==> flow/design.v <==
module tlb
(
    input  wire                      clk,
    input  wire [               18:0] s0_vppn    ,
    input  wire                       s0_va_bit12,
    input  wire [                9:0] s0_asid    ,
    output wire                       s0_found   ,
    output wire [$clog2(16)-1:0] s0_index   ,  
    output wire [               19:0] s0_ppn     ,
    output wire [                5:0] s0_ps      ,
    output wire [                1:0] s0_plv     ,
    output wire [                1:0] s0_mat     ,
    output wire                       s0_d       ,
    output wire                       s0_v       ,
    input  wire [               18:0] s1_vppn    ,
    input  wire                       s1_va_bit12,
    input  wire [                9:0] s1_asid    ,
    output wire                       s1_found   ,
    output wire [$clog2(16)-1:0] s1_index   ,
    output wire [               19:0] s1_ppn     ,
    output wire [                5:0] s1_ps      ,
    output wire [                1:0] s1_plv     ,
    output wire [                1:0] s1_mat     ,
    output wire                       s1_d       ,
    output wire                       s1_v       ,
    input  wire                      invtlb_valid,
    input  wire [               4:0] invtlb_op   ,
    input  wire                       we     ,
    input  wire [$clog2(16)-1:0] w_index,
    input  wire                       w_e    ,
    input  wire [               18:0] w_vppn ,
    input  wire [                5:0] w_ps   ,
    input  wire [                9:0] w_asid ,
    input  wire                       w_g    ,
    input  wire [               19:0] w_ppn0 ,
    input  wire [                1:0] w_plv0 ,
    input  wire [                1:0] w_mat0 ,
    input  wire                       w_d0   ,
    input  wire                       w_v0   ,
    input  wire [               19:0] w_ppn1 ,
    input  wire [                1:0] w_plv1 ,
    input  wire [                1:0] w_mat1 ,
    input  wire                       w_d1   ,
    input  wire                       w_v1   ,
    input  wire [$clog2(16)-1:0] r_index,
    output wire                       r_e    ,
    output wire [               18:0] r_vppn ,
    output wire [                5:0] r_ps   ,
    output wire [                9:0] r_asid ,
    output wire                       r_g    ,
    output wire [               19:0] r_ppn0 ,
    output wire [                1:0] r_plv0 ,
    output wire [                1:0] r_mat0 ,
    output wire                       r_d0   ,
    output wire                       r_v0   ,
    output wire [               19:0] r_ppn1 ,
    output wire [                1:0] r_plv1 ,
    output wire [                1:0] r_mat1 ,
    output wire                       r_d1   ,
    output wire                       r_v1
);
reg  [16-1:0] tlb_e                     ;
reg  [16-1:0] tlb_ps2MB                 ;  
reg  [        5:0] tlb_ps       [16-1:0];
reg  [       18:0] tlb_vppn     [16-1:0];
reg  [        9:0] tlb_asid     [16-1:0];
reg                tlb_g        [16-1:0];
reg  [       19:0] tlb_ppn0     [16-1:0];
reg  [        1:0] tlb_plv0     [16-1:0];
reg  [        1:0] tlb_mat0     [16-1:0];
reg                tlb_d0       [16-1:0];
reg                tlb_v0       [16-1:0];
reg  [       19:0] tlb_ppn1     [16-1:0];
reg  [        1:0] tlb_plv1     [16-1:0];
reg  [        1:0] tlb_mat1     [16-1:0];
reg                tlb_d1       [16-1:0];
reg                tlb_v1       [16-1:0];
wire [       15:0] match0                    ;
wire [       15:0] match1                    ;
assign match0[ 0] = (s0_vppn[18:9]==tlb_vppn[ 0][18:9])
                 && (tlb_ps2MB[ 0] || s0_vppn[8:0]==tlb_vppn[ 0][8:0])
                 && ((s0_asid==tlb_asid[ 0]) || tlb_g[ 0])
                 && tlb_e[0];
assign match0[ 1] = (s0_vppn[18:9]==tlb_vppn[ 1][18:9])
                 && (tlb_ps2MB[ 1] || s0_vppn[8:0]==tlb_vppn[ 1][8:0])
                 && ((s0_asid==tlb_asid[ 1]) || tlb_g[ 1])
                 && tlb_e[1];
assign match0[ 2] = (s0_vppn[18:9]==tlb_vppn[ 2][18:9])
                 && (tlb_ps2MB[ 2] || s0_vppn[8:0]==tlb_vppn[ 2][8:0])
                 && ((s0_asid==tlb_asid[ 2]) || tlb_g[ 2])
                 && tlb_e[2];
assign match0[ 3] = (s0_vppn[18:9]==tlb_vppn[ 3][18:9])
                 && (tlb_ps2MB[ 3] || s0_vppn[8:0]==tlb_vppn[ 3][8:0])
                 && ((s0_asid==tlb_asid[ 3]) || tlb_g[ 3])
                 && tlb_e[3];
assign match0[ 4] = (s0_vppn[18:9]==tlb_vppn[ 4][18:9])
                 && (tlb_ps2MB[ 4] || s0_vppn[8:0]==tlb_vppn[ 4][8:0])
                 && ((s0_asid==tlb_asid[ 4]) || tlb_g[ 4])
                 && tlb_e[4];
assign match0[ 5] = (s0_vppn[18:9]==tlb_vppn[ 5][18:9])
                 && (tlb_ps2MB[ 5] || s0_vppn[8:0]==tlb_vppn[ 5][8:0])
                 && ((s0_asid==tlb_asid[ 5]) || tlb_g[ 5])
                 && tlb_e[5];
assign match0[ 6] = (s0_vppn[18:9]==tlb_vppn[ 6][18:9])
                 && (tlb_ps2MB[ 6] || s0_vppn[8:0]==tlb_vppn[ 6][8:0])
                 && ((s0_asid==tlb_asid[ 6]) || tlb_g[ 6])
                 && tlb_e[6];
assign match0[ 7] = (s0_vppn[18:9]==tlb_vppn[ 7][18:9])
                 && (tlb_ps2MB[ 7] || s0_vppn[8:0]==tlb_vppn[ 7][8:0])
                 && ((s0_asid==tlb_asid[ 7]) || tlb_g[ 7])
                 && tlb_e[7];
assign match0[ 8] = (s0_vppn[18:9]==tlb_vppn[ 8][18:9])
                 && (tlb_ps2MB[ 8] || s0_vppn[8:0]==tlb_vppn[ 8][8:0])
                 && ((s0_asid==tlb_asid[ 8]) || tlb_g[ 8])
                 && tlb_e[8];
assign match0[ 9] = (s0_vppn[18:9]==tlb_vppn[ 9][18:9])
                 && (tlb_ps2MB[ 9] || s0_vppn[8:0]==tlb_vppn[ 9][8:0])
                 && ((s0_asid==tlb_asid[ 9]) || tlb_g[ 9])
                 && tlb_e[9];
assign match0[10] = (s0_vppn[18:9]==tlb_vppn[10][18:9])
                 && (tlb_ps2MB[10] || s0_vppn[8:0]==tlb_vppn[10][8:0])
                 && ((s0_asid==tlb_asid[10]) || tlb_g[10])
                 && tlb_e[10];
assign match0[11] = (s0_vppn[18:9]==tlb_vppn[11][18:9])
                 && (tlb_ps2MB[11] || s0_vppn[8:0]==tlb_vppn[11][8:0])
                 && ((s0_asid==tlb_asid[11]) || tlb_g[11])
                 && tlb_e[11];
assign match0[12] = (s0_vppn[18:9]==tlb_vppn[12][18:9])
                 && (tlb_ps2MB[12] || s0_vppn[8:0]==tlb_vppn[12][8:0])
                 && ((s0_asid==tlb_asid[12]) || tlb_g[12])
                 && tlb_e[12];
assign match0[13] = (s0_vppn[18:9]==tlb_vppn[13][18:9])
                 && (tlb_ps2MB[13] || s0_vppn[8:0]==tlb_vppn[13][8:0])
                 && ((s0_asid==tlb_asid[13]) || tlb_g[13])
                 && tlb_e[13];
assign match0[14] = (s0_vppn[18:9]==tlb_vppn[14][18:9])
                 && (tlb_ps2MB[14] || s0_vppn[8:0]==tlb_vppn[14][8:0])
                 && ((s0_asid==tlb_asid[14]) || tlb_g[14])
                 && tlb_e[14];
assign match0[15] = (s0_vppn[18:9]==tlb_vppn[15][18:9])
                 && (tlb_ps2MB[15] || s0_vppn[8:0]==tlb_vppn[15][8:0])
                 && ((s0_asid==tlb_asid[15]) || tlb_g[15])
                 && tlb_e[15];
assign match1[ 0] = (s1_vppn[18:9]==tlb_vppn[ 0][18:9])
                 && (tlb_ps2MB[ 0] || s1_vppn[8:0]==tlb_vppn[ 0][8:0])
                 && ((s1_asid==tlb_asid[ 0]) || tlb_g[ 0])
                 && tlb_e[0];
assign match1[ 1] = (s1_vppn[18:9]==tlb_vppn[ 1][18:9])
                 && (tlb_ps2MB[ 1] || s1_vppn[8:0]==tlb_vppn[ 1][8:0])
                 && ((s1_asid==tlb_asid[ 1]) || tlb_g[ 1])
                 && tlb_e[1];
assign match1[ 2] = (s1_vppn[18:9]==tlb_vppn[ 2][18:9])
                 && (tlb_ps2MB[ 2] || s1_vppn[8:0]==tlb_vppn[ 2][8:0])
                 && ((s1_asid==tlb_asid[ 2]) || tlb_g[ 2])
                 && tlb_e[2];
assign match1[ 3] = (s1_vppn[18:9]==tlb_vppn[ 3][18:9])
                 && (tlb_ps2MB[ 3] || s1_vppn[8:0]==tlb_vppn[ 3][8:0])
                 && ((s1_asid==tlb_asid[ 3]) || tlb_g[ 3])
                 && tlb_e[3];
assign match1[ 4] = (s1_vppn[18:9]==tlb_vppn[ 4][18:9])
                 && (tlb_ps2MB[ 4] || s1_vppn[8:0]==tlb_vppn[ 4][8:0])
                 && ((s1_asid==tlb_asid[ 4]) || tlb_g[ 4])
                 && tlb_e[4];
assign match1[ 5] = (s1_vppn[18:9]==tlb_vppn[ 5][18:9])
                 && (tlb_ps2MB[ 5] || s1_vppn[8:0]==tlb_vppn[ 5][8:0])
                 && ((s1_asid==tlb_asid[ 5]) || tlb_g[ 5])
                 && tlb_e[5];
assign match1[ 6] = (s1_vppn[18:9]==tlb_vppn[ 6][18:9])
                 && (tlb_ps2MB[ 6] || s1_vppn[8:0]==tlb_vppn[ 6][8:0])
                 && ((s1_asid==tlb_asid[ 6]) || tlb_g[ 6])
                 && tlb_e[6];
assign match1[ 7] = (s1_vppn[18:9]==tlb_vppn[ 7][18:9])
                 && (tlb_ps2MB[ 7] || s1_vppn[8:0]==tlb_vppn[ 7][8:0])
                 && ((s1_asid==tlb_asid[ 7]) || tlb_g[ 7])
                 && tlb_e[7];
assign match1[ 8] = (s1_vppn[18:9]==tlb_vppn[ 8][18:9])
                 && (tlb_ps2MB[ 8] || s1_vppn[8:0]==tlb_vppn[ 8][8:0])
                 && ((s1_asid==tlb_asid[ 8]) || tlb_g[ 8])
                 && tlb_e[8];
assign match1[ 9] = (s1_vppn[18:9]==tlb_vppn[ 9][18:9])
                 && (tlb_ps2MB[ 9] || s1_vppn[8:0]==tlb_vppn[ 9][8:0])
                 && ((s1_asid==tlb_asid[ 9]) || tlb_g[ 9])
                 && tlb_e[9];
assign match1[10] = (s1_vppn[18:9]==tlb_vppn[10][18:9])
                 && (tlb_ps2MB[10] || s1_vppn[8:0]==tlb_vppn[10][8:0])
                 && ((s1_asid==tlb_asid[10]) || tlb_g[10])
                 && tlb_e[10];
assign match1[11] = (s1_vppn[18:9]==tlb_vppn[11][18:9])
                 && (tlb_ps2MB[11] || s1_vppn[8:0]==tlb_vppn[11][8:0])
                 && ((s1_asid==tlb_asid[11]) || tlb_g[11])
                 && tlb_e[11];
assign match1[12] = (s1_vppn[18:9]==tlb_vppn[12][18:9])
                 && (tlb_ps2MB[12] || s1_vppn[8:0]==tlb_vppn[12][8:0])
                 && ((s1_asid==tlb_asid[12]) || tlb_g[12])
                 && tlb_e[12];
assign match1[13] = (s1_vppn[18:9]==tlb_vppn[13][18:9])
                 && (tlb_ps2MB[13] || s1_vppn[8:0]==tlb_vppn[13][8:0])
                 && ((s1_asid==tlb_asid[13]) || tlb_g[13])
                 && tlb_e[13];
assign match1[14] = (s1_vppn[18:9]==tlb_vppn[14][18:9])
                 && (tlb_ps2MB[14] || s1_vppn[8:0]==tlb_vppn[14][8:0])
                 && ((s1_asid==tlb_asid[14]) || tlb_g[14])
                 && tlb_e[14];
assign match1[15] = (s1_vppn[18:9]==tlb_vppn[15][18:9])
                 && (tlb_ps2MB[15] || s1_vppn[8:0]==tlb_vppn[15][8:0])
                 && ((s1_asid==tlb_asid[15]) || tlb_g[15])
                 && tlb_e[15];
assign s0_found     = match0[ 0] | match0[ 1] | match0[ 2] | match0[ 3]
                    | match0[ 4] | match0[ 5] | match0[ 6] | match0[ 7]
                    | match0[ 8] | match0[ 9] | match0[10] | match0[11]
                    | match0[12] | match0[13] | match0[14] | match0[15];
assign s0_index     = s0_found ? (match0[ 0] ? 4'h0 : (match0[ 1] ? 4'h1 : (
                                  match0[ 2] ? 4'h2 : (match0[ 3] ? 4'h3 : (
                                  match0[ 4] ? 4'h4 : (match0[ 5] ? 4'h5 : (
                                  match0[ 6] ? 4'h6 : (match0[ 7] ? 4'h7 : (
                                  match0[ 8] ? 4'h8 : (match0[ 9] ? 4'h9 : (
                                  match0[10] ? 4'ha : (match0[11] ? 4'hb : (
                                  match0[12] ? 4'hc : (match0[13] ? 4'hd : (
                                  match0[14] ? 4'he : (match0[15] ? 4'hf : 4'hx
                                  )))))))))))))))) : 4'hx;
wire even_or_odd0 = tlb_ps2MB[s0_index] ? s0_vppn[8] : s0_va_bit12;
assign s0_ppn		= s0_found ? (even_or_odd0 ? tlb_ppn1[s0_index] : tlb_ppn0[s0_index])
 :
								 20'hxxx;
assign s0_ps        =   tlb_ps[s0_index]  ;
assign s0_plv       =   even_or_odd0 ? tlb_plv1[s0_index] : tlb_plv0[s0_index];
assign s0_mat       =   even_or_odd0 ? tlb_mat1[s0_index] : tlb_mat0[s0_index];
assign s0_d         =   even_or_odd0 ? tlb_d1[s0_index] : tlb_d0[s0_index];
assign s0_v         =   even_or_odd0 ? tlb_v1[s0_index] : tlb_v0[s0_index];
assign s1_found     = match1[ 0] | match1[ 1] | match1[ 2] | match1[ 3]
                    | match1[ 4] | match1[ 5] | match1[ 6] | match1[ 7]
                    | match1[ 8] | match1[ 9] | match1[10] | match1[11]
                    | match1[12] | match1[13] | match1[14] | match1[15];
assign s1_index     = s1_found ? (match1[ 0] ? 4'h0 : (match1[ 1] ? 4'h1 : (
                                  match1[ 2] ? 4'h2 : (match1[ 3] ? 4'h3 : (
                                  match1[ 4] ? 4'h4 : (match1[ 5] ? 4'h5 : (
                                  match1[ 6] ? 4'h6 : (match1[ 7] ? 4'h7 : (
                                  match1[ 8] ? 4'h8 : (match1[ 9] ? 4'h9 : (
                                  match1[10] ? 4'ha : (match1[11] ? 4'hb : (
                                  match1[12] ? 4'hc : (match1[13] ? 4'hd : (
                                  match1[14] ? 4'he : (match1[15] ? 4'hf : 4'hx
                                  )))))))))))))))) : 4'hx;
wire even_or_odd1 = tlb_ps2MB[s1_index] ? s1_vppn[8] : s1_va_bit12;
assign s1_ppn		= s1_found ? (even_or_odd1 ? tlb_ppn1[s1_index] : tlb_ppn0[s1_index])
 :
								 20'hxxx;
assign s1_ps        =   tlb_ps[s1_index]  ;
assign s1_plv       =   even_or_odd1 ? tlb_plv1[s1_index] : tlb_plv0[s1_index];
assign s1_mat       =   even_or_odd1 ? tlb_mat1[s1_index] : tlb_mat0[s1_index];
assign s1_d         =   even_or_odd1 ? tlb_d1[s1_index] : tlb_d0[s1_index];
assign s1_v         =   even_or_odd1 ? tlb_v1[s1_index] : tlb_v0[s1_index];
integer i;
always @(posedge clk) begin
    if(invtlb_valid) begin
        if(invtlb_op == 5'b00000||invtlb_op == 5'b00001) begin
            for(i = 0; i < 16; i = i+1) begin
                tlb_e[i] <= 1'b0;
            end
        end
        else if(invtlb_op == 5'b00010) begin
            for(i = 0; i < 16; i = i+1) begin
                if(tlb_g[i] == 1'b1) begin
                    tlb_e[i] <= 1'b0;
                end
            end
        end
        else if(invtlb_op == 5'b00011) begin
            for(i = 0; i < 16; i = i+1) begin
                if(tlb_g[i]==1'b0) begin
                    tlb_e[i] <= 1'b0;
                end
            end
        end
        else if(invtlb_op == 5'b00100) begin
            for(i = 0; i < 16; i = i+1) begin
                if(tlb_g[i]==1'b0 && tlb_asid[i]==s1_asid) begin
                    tlb_e[i] <= 1'b0;
                end
            end
        end
        else if(invtlb_op == 5'b00101) begin
            for(i = 0; i < 16; i = i+1) begin
                if(tlb_g[i]==1'b0 && tlb_asid[i]==s1_asid && tlb_vppn[i][18:9]==s1_vppn[18:9] && (tlb_ps2MB[i] || s1_vppn[8:0] == tlb_vppn[i][8:0])) begin
                    tlb_e[i] <= 1'b0;
                end
            end
        end
        else if(invtlb_op == 5'b00110) begin
            for(i = 0; i < 16; i = i+1) begin
                if((tlb_g[i]==1'b1 || tlb_asid[i]==s1_asid) && tlb_vppn[i][18:9]==s1_vppn[18:9] && (tlb_ps2MB[i] || s1_vppn[8:0] == tlb_vppn[i][8:0])) begin
                    tlb_e[i] <= 1'b0;
                end
            end
        end
    end
    if(we) begin
        tlb_e[w_index]       <= w_e                    ;
        tlb_ps[w_index]      <= w_ps                   ;
        tlb_ps2MB[w_index]   <= (w_ps == 6'h15) ? 1 : 0; 
        tlb_vppn[w_index]    <= w_vppn                 ;
        tlb_asid[w_index]    <= w_asid                 ;
        tlb_g[w_index]       <= w_g                    ;
        tlb_ppn0[w_index]    <= w_ppn0                 ;
        tlb_plv0[w_index]    <= w_plv0                 ;
        tlb_mat0[w_index]    <= w_mat0                 ;
        tlb_d0[w_index]      <= w_d0                   ;
        tlb_v0[w_index]      <= w_v0                   ;
        tlb_ppn1[w_index]    <= w_ppn1                 ;
        tlb_plv1[w_index]    <= w_plv1                 ;
        tlb_mat1[w_index]    <= w_mat1                 ;
        tlb_d1[w_index]      <= w_d1                   ;
        tlb_v1[w_index]      <= w_v1                   ;
    end
end
assign r_e      = tlb_e[r_index]   ;
assign r_vppn   = tlb_vppn[r_index];
assign r_ps     = tlb_ps[r_index]  ;
assign r_asid   = tlb_asid[r_index];
assign r_g      = tlb_g[r_index]   ;
assign r_ppn0   = tlb_ppn0[r_index];
assign r_plv0   = tlb_plv0[r_index];
assign r_mat0   = tlb_mat0[r_index];
assign r_d0     = tlb_d0[r_index]  ;
assign r_v0     = tlb_v0[r_index]  ;
assign r_ppn1   = tlb_ppn1[r_index];
assign r_plv1   = tlb_plv1[r_index];
assign r_mat1   = tlb_mat1[r_index];
assign r_d1     = tlb_d1[r_index]  ;
assign r_v1     = tlb_v1[r_index]  ;
endmodule
# From RTL to reports: tlb
# Tool output for the design above before and after an edit, in the order of the flow.
# "before" refers to lines of the RTL above, "after" to lines of the edited file.
# "diff" is "after" less "before", of the values as shown; "change_rel_pct" is that difference over "before", in percent.
# Operators: Yosys type, input widths -> output width; for muxes data width and select width s.
# Cell names lack the library's common part.
setup:
  design: "tlb"
  clock: "clk"
  library: "sky130hd"
  corner: "tt_025C_1v80"

# The edit
# Unified diff, file above to edited file.
# The edit is scripted: it alters the design's behaviour and was not made to optimise anything.
# begin of diff
@@ -227,5 +227,5 @@
 assign s0_mat       =   even_or_odd0 ? tlb_mat1[s0_index] : tlb_mat0[s0_index];
 assign s0_d         =   even_or_odd0 ? tlb_d1[s0_index] : tlb_d0[s0_index];
-assign s0_v         =   even_or_odd0 ? tlb_v1[s0_index] : tlb_v0[s0_index];
+assign s0_v         =   tlb_v0[s0_index];
 assign s1_found     = match1[ 0] | match1[ 1] | match1[ 2] | match1[ 3]
                     | match1[ 4] | match1[ 5] | match1[ 6] | match1[ 7]
# end of diff

# After elaboration
# Yosys after proc, flatten, opt, wreduce and memory -nomap, before mapping. Enables and synchronous resets that opt folds into registers are not counted as muxes. Memory bits, and registers merged into a memory's read port (data or address), are not among the register bits. Print and check cells are not counted.
# Memory sizes are those after Yosys's memory passes, which may raise the word count (mostly to a power of two), join words into wider ones and drop unused or constant bits.
op_classes:
  columns: ["element", "before", "after", "diff", "change_rel_pct"]
  rows:
  - ["compare", 0, 0, 0, null]
  - ["equal", 135, 135, 0, 0.00]
  - ["n_mux", 243, 242, -1, -0.41]
  - ["n_div", 0, 0, 0, null]
  - ["mul", 0, 0, 0, null]
  - ["n_shift", 7, 7, 0, 0.00]
  - ["n_reduce_logical", 258, 258, 0, 0.00]
  - ["add_sub_neg", 1, 1, 0, 0.00]
  - ["bitwise", 52, 52, 0, 0.00]
ops:
  columns: ["op", "before", "after", "diff", "change_rel_pct"]
  rows:
  - ["$mux 1", 189, 188, -1, -0.53]
# Unchanged operator kinds not shown: 25.
word_totals:
  columns: ["element", "before", "after", "diff", "change_rel_pct"]
  rows:
  - ["mem_bits_ro", 0, 0, 0, null]
  - ["mem_bits_rw", 1408, 1408, 0, 0.00]
  - ["reg_bits", 32, 32, 0, 0.00]
  - ["word_cells", 712, 711, -1, -0.14]
  - ["mem_count", 14, 14, 0, 0.00]
  - ["inputBits", 165, 165, 0, 0.00]
  - ["latch_bits", 0, 0, 0, null]

# Longest topological paths
# Yosys ltp: most cells in a row. Word level: on the elaborated netlist, between registers, memories and ports. Mapped: between sequential cells and ports; inverters and the memories' decode and read muxes count.
depth:
  columns: ["element", "before", "after", "diff", "change_rel_pct"]
  rows:
  - ["ltp_word", 26, 26, 0, 0.00]
  - ["abc_area", "0", "0", null, null]
  - ["depth_mapped", 19, 19, 0, 0.00]

# Synthesis result
# The flow's flattened synthesis, as Yosys stat reports it; memories are mapped. The netlist is that of the ABC_AREA named above (0 if unset); the other value can give another one.
mapped:
  columns: ["element", "before", "after", "diff", "change_rel_pct"]
  rows:
  - ["buf_cells", 493, 527, 34, 6.90]
  - ["seqArea_mm2", 0.0430813, 0.0430813, 0.0000000, 0.00]
  - ["yosys_area_mm2", 0.0850966, 0.0855896, 0.0004930, 0.58]
  - ["cells", 6385, 6368, -17, -0.27]
  - ["ff_cells", 1440, 1440, 0, 0.00]
by_type:
  columns: ["cell", "before", "after", "diff", "change_rel_pct"]
  rows:
  - ["mux2i_1", 923, 595, -328, -35.54]
  - ["nand2_1", 551, 346, -205, -37.21]
  - ["a211oi_1", 117, 318, 201, 171.79]
  - ["and2_1", 27, 186, 159, 588.89]
  - ["o211ai_1", 10, 169, 159, 1590.00]
  - ["mux2_2", 101, 243, 142, 140.59]
  - ["o21ai_0", 306, 201, -105, -34.31]
  - ["and3_1", 95, 2, -93, -97.89]
  - ["a21oi_1", 73, 158, 85, 116.44]
  - ["o22ai_1", 66, 1, -65, -98.48]
  - ["clkbuf_1", 229, 275, 46, 20.09]
  - ["a31oi_1", 28, 61, 33, 117.86]
  - ["buf_2", 181, 149, -32, -17.68]
  - ["nor3_1", 101, 126, 25, 24.75]
  - ["buf_6", 11, 33, 22, 200.00]
  - ["mux2_4", 0, 20, 20, null]
  - ["a311oi_1", 19, 1, -18, -94.74]
  - ["nand3_1", 50, 34, -16, -32.00]
# Unchanged cell types not shown: 15.
# Not every row of either side is listed.

# Worst setup path after synthesis
# OpenSTA on the mapped netlist: ideal clock, no wires. The path of least setup slack (recovery checks aside). Input and output delay are each 20% of the period. Register names are those of the netlist, which keeps one name where synthesis merged equal registers.
synth_path:
  columns: ["element", "before", "after", "diff", "change_rel_pct"]
  rows:
  - ["kind", "input to register", "input to register", null, null]
  - ["start", "input w_index[0]", "input w_index[0]", null, null]
  - ["end", "memory tlb_asid[0][0]", "register tlb_e[0]", null, null]
  - ["required_time_ns", 9.353, 9.877, 0.524, 5.60]
  - ["delay_ns", 7.593, 7.373, -0.220, -2.90]
  - ["n_path_buf", 2, 1, -1, -50.00]
  - ["driving_pins", 6, 7, 1, 16.67]
  - ["tclk_ns", 10.0, 10.0, 0.0, 0.00]
  - ["arrival_ns", 8.946, 9.250, 0.304, 3.40]
  - ["setup_slack_ns", 0.407, 0.627, 0.220, null]
  - ["period_less_setup_slack_ns", 9.593, 9.373, -0.220, -2.29]
# "delay_ns" is the arrival time less input delay plus setup time.
# "driving_pins": output pins that drive a net of the path, with the launching flip-flop's if there is one; two outputs of one cell count as two.
# "period_less_setup_slack_ns" = period - worst setup slack (recovery checks aside). The figure is calculated, with input and output delays left at 20% of the set period.
# Between the ends stands the longest chain of elaborated cells between them, by number of cells; it is not shown to be the way that was timed. Of several equally long chains one is given.
# Each line given opens the expression or statement behind the cell; cells for indexed reads and writes are added by Yosys, which also makes memories of some case tables.
# At most two assigning lines are given for a register; there are more.
synth_between_before:
  path_cell_list: "clkbuf_1 -> inv_1 -> ha_1 -> clkbuf_1 -> nand2_1 -> nor3_1"
  elab_chain_cells: 1
  cells_between: 1
  classes_between: "1 x mux"
synth_lines_before:
  columns: ["element", "line_no", "rtl"]
  rows:
  - ["start, declared", 29, "input  wire [$clog2(16)-1:0] w_index,"]
  - ["$mux 4", 296, "if(we) begin"]
  - ["end, declared", 66, "reg  [        9:0] tlb_asid     [16-1:0];"]
synth_between_after:
  path_cell_list: "inv_1 -> ha_1 -> clkbuf_1 -> nand2_1 -> nor3_1 -> and2_1 -> o31ai_1"
  elab_chain_cells: 6
  cells_between: 7
  classes_between: "1 x add/sub; 2 x shift; 1 x mux; 3 x logic"
synth_lines_after:
  columns: ["element", "line_no", "rtl"]
  rows:
  - ["start, declared", 29, "input  wire [$clog2(16)-1:0] w_index,"]
  - ["$neg 4->5", 297, "tlb_e[w_index]       <= w_e                    ;"]
  - ["$shift 1x5->16", 297, null]
  - ["$not 16->16", 297, null]
  - ["$and 16x16->16", 297, null]
  - ["$or 16x16->16", 297, null]
  - ["$mux 16", 296, "if(we) begin"]
  - ["end, assigned", 291, "tlb_e[i] <= 1'b0;"]
  - ["end, assigned", 297, null]
  - ["end, declared", 62, "reg  [16-1:0] tlb_e                     ;"]

# Path in the finished layout
# Path of least setup slack in the final report of each run of set A (OpenROAD, finished layout, wires in). Where an end is a register, its clock arrival counts in the times.
layout_path:
  columns: ["element", "before", "after", "diff", "change_rel_pct"]
  rows:
  - ["kind", "input to output", "input to output", null, null]
  - ["start", "input s1_vppn[14]", "input s0_asid[8]", null, null]
  - ["end", "output s1_ppn[7]", "output s0_ps[0]", null, null]
  - ["arrival_ns", 7.73, 7.61, -0.12, -1.55]
  - ["n_path_buf", 7, 5, -2, -28.57]
  - ["required_time_ns", 8.00, 8.00, 0.00, 0.00]
  - ["driving_pins", 18, 15, -3, -16.67]
  - ["tclk_ns", 10.0, 10.0, 0.0, 0.00]
  - ["setup_slack_ns", 0.27, 0.39, 0.12, null]
  - ["output_delay_ns", 2.00, 2.00, 0.00, 0.00]
# Between the ends stands the longest chain of elaborated cells between them, by number of cells; it is not shown to be the way that was timed. Of several equally long chains one is given.
# The chain passes a memory read, where the word-level depth is cut; so it can be longer than that depth.
layout_between_before:
  path_cell_list: "dlygate4sd2_1 -> buf_4 -> xor2_1 -> nor4_1 -> nand4_1 -> nor4b_4 -> buf_4 -> a21oi_4 -> o41a_1 -> a41oi_4 -> buf_12 -> buf_12 -> buf_12 -> mux2i_1 -> o22ai_1 -> a211oi_1 -> mux2i_1 -> clkdlybuf4s50_1"
  elab_chain_cells: 25
  cells_between: 102
  classes_between: "16 x eq/ne; 1 x shift; 20 x mux; 15 x logic; 48 x reduce/logical; 2 x memory"
layout_lines_before:
  columns: ["element", "line_no", "rtl"]
  rows:
  - ["start, declared", 15, "input  wire [               18:0] s1_vppn    ,"]
  - ["$eq 10x10->1", 204, "assign match1[15] = (s1_vppn[18:9]==tlb_vppn[15][18:9])"]
  - ["$logic_and 1x1->1 (3 in a row)", 204, null]
  - ["$mux 4 (2 in a row)", 241, "match1[14] ? 4'he : (match1[15] ? 4'hf : 4'hx"]
  - ["$mux 4 (2 in a row)", 240, "match1[12] ? 4'hc : (match1[13] ? 4'hd : ("]
  - ["$mux 4 (2 in a row)", 239, "match1[10] ? 4'ha : (match1[11] ? 4'hb : ("]
  - ["$mux 4 (2 in a row)", 238, "match1[ 8] ? 4'h8 : (match1[ 9] ? 4'h9 : ("]
  - ["$mux 4 (2 in a row)", 237, "match1[ 6] ? 4'h6 : (match1[ 7] ? 4'h7 : ("]
  - ["$mux 4 (2 in a row)", 236, "match1[ 4] ? 4'h4 : (match1[ 5] ? 4'h5 : ("]
  - ["$mux 4 (2 in a row)", 235, "match1[ 2] ? 4'h2 : (match1[ 3] ? 4'h3 : ("]
  - ["$mux 4 (3 in a row)", 234, "assign s1_index     = s1_found ? (match1[ 0] ? 4'h0 : (match1[ 1] ? 4'h1 : ("]
  - ["$shiftx 16x4->1", 243, "wire even_or_odd1 = tlb_ps2MB[s1_index] ? s1_vppn[8] : s1_va_bit12;"]
  - ["$mux 1", 243, null]
  - ["$mux 20 (2 in a row)", 244, "assign s1_ppn = s1_found ? (even_or_odd1 ? tlb_ppn1[s1_index] : tlb_ppn0[s1_index])"]
  - ["end, declared", 20, "output wire [               19:0] s1_ppn     ,"]
layout_between_after:
  path_cell_list: "clkdlybuf4s50_1 -> buf_4 -> xor2_1 -> nor4_1 -> a41oi_1 -> nor2_1 -> nor4b_1 -> nor4_1 -> nor2_1 -> nor3_4 -> buf_12 -> buf_12 -> o211ai_1 -> a31oi_1 -> clkdlybuf4s50_1"
  elab_chain_cells: 22
  cells_between: 97
  classes_between: "16 x eq/ne; 17 x mux; 15 x logic; 48 x reduce/logical; 1 x memory"
layout_lines_after:
  columns: ["element", "line_no", "rtl"]
  rows:
  - ["start, declared", 6, "input  wire [                9:0] s0_asid    ,"]
  - ["$eq 10x10->1", 142, "&& ((s0_asid==tlb_asid[15]) || tlb_g[15])"]
  - ["$logic_or 1x1->1", 142, null]
  - ["$logic_and 1x1->1 (2 in a row)", 140, "assign match0[15] = (s0_vppn[18:9]==tlb_vppn[15][18:9])"]
  - ["$mux 4 (2 in a row)", 219, "match0[14] ? 4'he : (match0[15] ? 4'hf : 4'hx"]
  - ["$mux 4 (2 in a row)", 218, "match0[12] ? 4'hc : (match0[13] ? 4'hd : ("]
  - ["$mux 4 (2 in a row)", 217, "match0[10] ? 4'ha : (match0[11] ? 4'hb : ("]
  - ["$mux 4 (2 in a row)", 216, "match0[ 8] ? 4'h8 : (match0[ 9] ? 4'h9 : ("]
  - ["$mux 4 (2 in a row)", 215, "match0[ 6] ? 4'h6 : (match0[ 7] ? 4'h7 : ("]
  - ["$mux 4 (2 in a row)", 214, "match0[ 4] ? 4'h4 : (match0[ 5] ? 4'h5 : ("]
  - ["$mux 4 (2 in a row)", 213, "match0[ 2] ? 4'h2 : (match0[ 3] ? 4'h3 : ("]
  - ["$mux 4 (3 in a row)", 212, "assign s0_index     = s0_found ? (match0[ 0] ? 4'h0 : (match0[ 1] ? 4'h1 : ("]
  - ["$mem_v2 16x6", 64, "reg  [        5:0] tlb_ps       [16-1:0];"]
  - ["end, declared", 10, "output wire [                5:0] s0_ps      ,"]

# Measured runs
# Both versions went through the flow (Yosys, OpenROAD) with the same settings in each pair. Constraints: input delay and output delay 20% of the set period each, output load 0.01 pF.
settings_set_A:
  SETUP_SLACK_MARGIN: 0.3
  period_ns: 10.0
  CAP_MARGIN: 20
  CORE_MARGIN: 2
  CORE_UTILIZATION: 40
  SLEW_MARGIN: 20
results_set_A:
  columns: ["element", "before", "after", "diff", "change_rel_pct"]
  rows:
  - ["period_less_ws_ns", 9.732, 9.614, -0.118, -1.21]
  - ["hold_worst_slack_ns", 0.537, 0.657, 0.120, null]
  - ["design.die.area_mm2", 0.216448, 0.217692, 0.001244, 0.57]
  - ["yosys_chip_area_mm2", 0.0850966, 0.0855896, 0.0004930, 0.58]
  - ["final_stdcell_area_mm2", 0.100664, 0.100625, -0.000039, -0.04]
  - ["fin_power_mw", 14.710, 14.507, -0.203, -1.38]
  - ["final_setup_ws_ns", 0.268, 0.386, 0.118, null]
  - ["fin_util_frac", 0.475, 0.474, -0.001, null]
  - ["tns_setup_ns", 0.000, 0.000, 0.000, null]
settings_set_B:
  CAP_MARGIN: 35
  CELL_PAD_IN_SITES_DETAIL_PLACEMENT: 2
  CELL_PAD_IN_SITES_GLOBAL_PLACEMENT: 1
  CORE_ASPECT_RATIO: 1.18
  CORE_UTILIZATION: 37
  GPL_ROUTABILITY_DRIVEN: 0
  PLACE_DENSITY_LB_ADDON: 0.17
  TNS_END_PERCENT: 45
  period_ns: 5.93
  CORE_MARGIN: 2
  SLEW_MARGIN: 20
results_set_B:
  columns: ["element", "before", "after", "diff", "change_rel_pct"]
  rows:
  - ["period_less_ws_ns", 7.877, 7.378, -0.499, -6.33]
  - ["hold_worst_slack_ns", 0.704, 0.723, 0.019, null]
  - ["design.die.area_mm2", 0.233857, 0.235199, 0.001342, 0.57]
  - ["yosys_chip_area_mm2", 0.0850966, 0.0855896, 0.0004930, 0.58]
  - ["final_stdcell_area_mm2", 0.115324, 0.112449, -0.002875, -2.49]
  - ["fin_power_mw", 26.544, 26.157, -0.387, -1.46]
  - ["final_setup_ws_ns", -1.947, -1.448, 0.499, null]
  - ["fin_util_frac", 0.503, 0.49, -0.013, null]
  - ["tns_setup_ns", -108.256, -79.758, 28.498, null]
# "period_less_ws_ns": clock period set for the run, less the worst setup slack. It is reckoned from that one timing run; input and output delays stay at 20% of the period that was set.
# "fin_power_mw": no workload was simulated; the value follows from the tool's default switching activity.
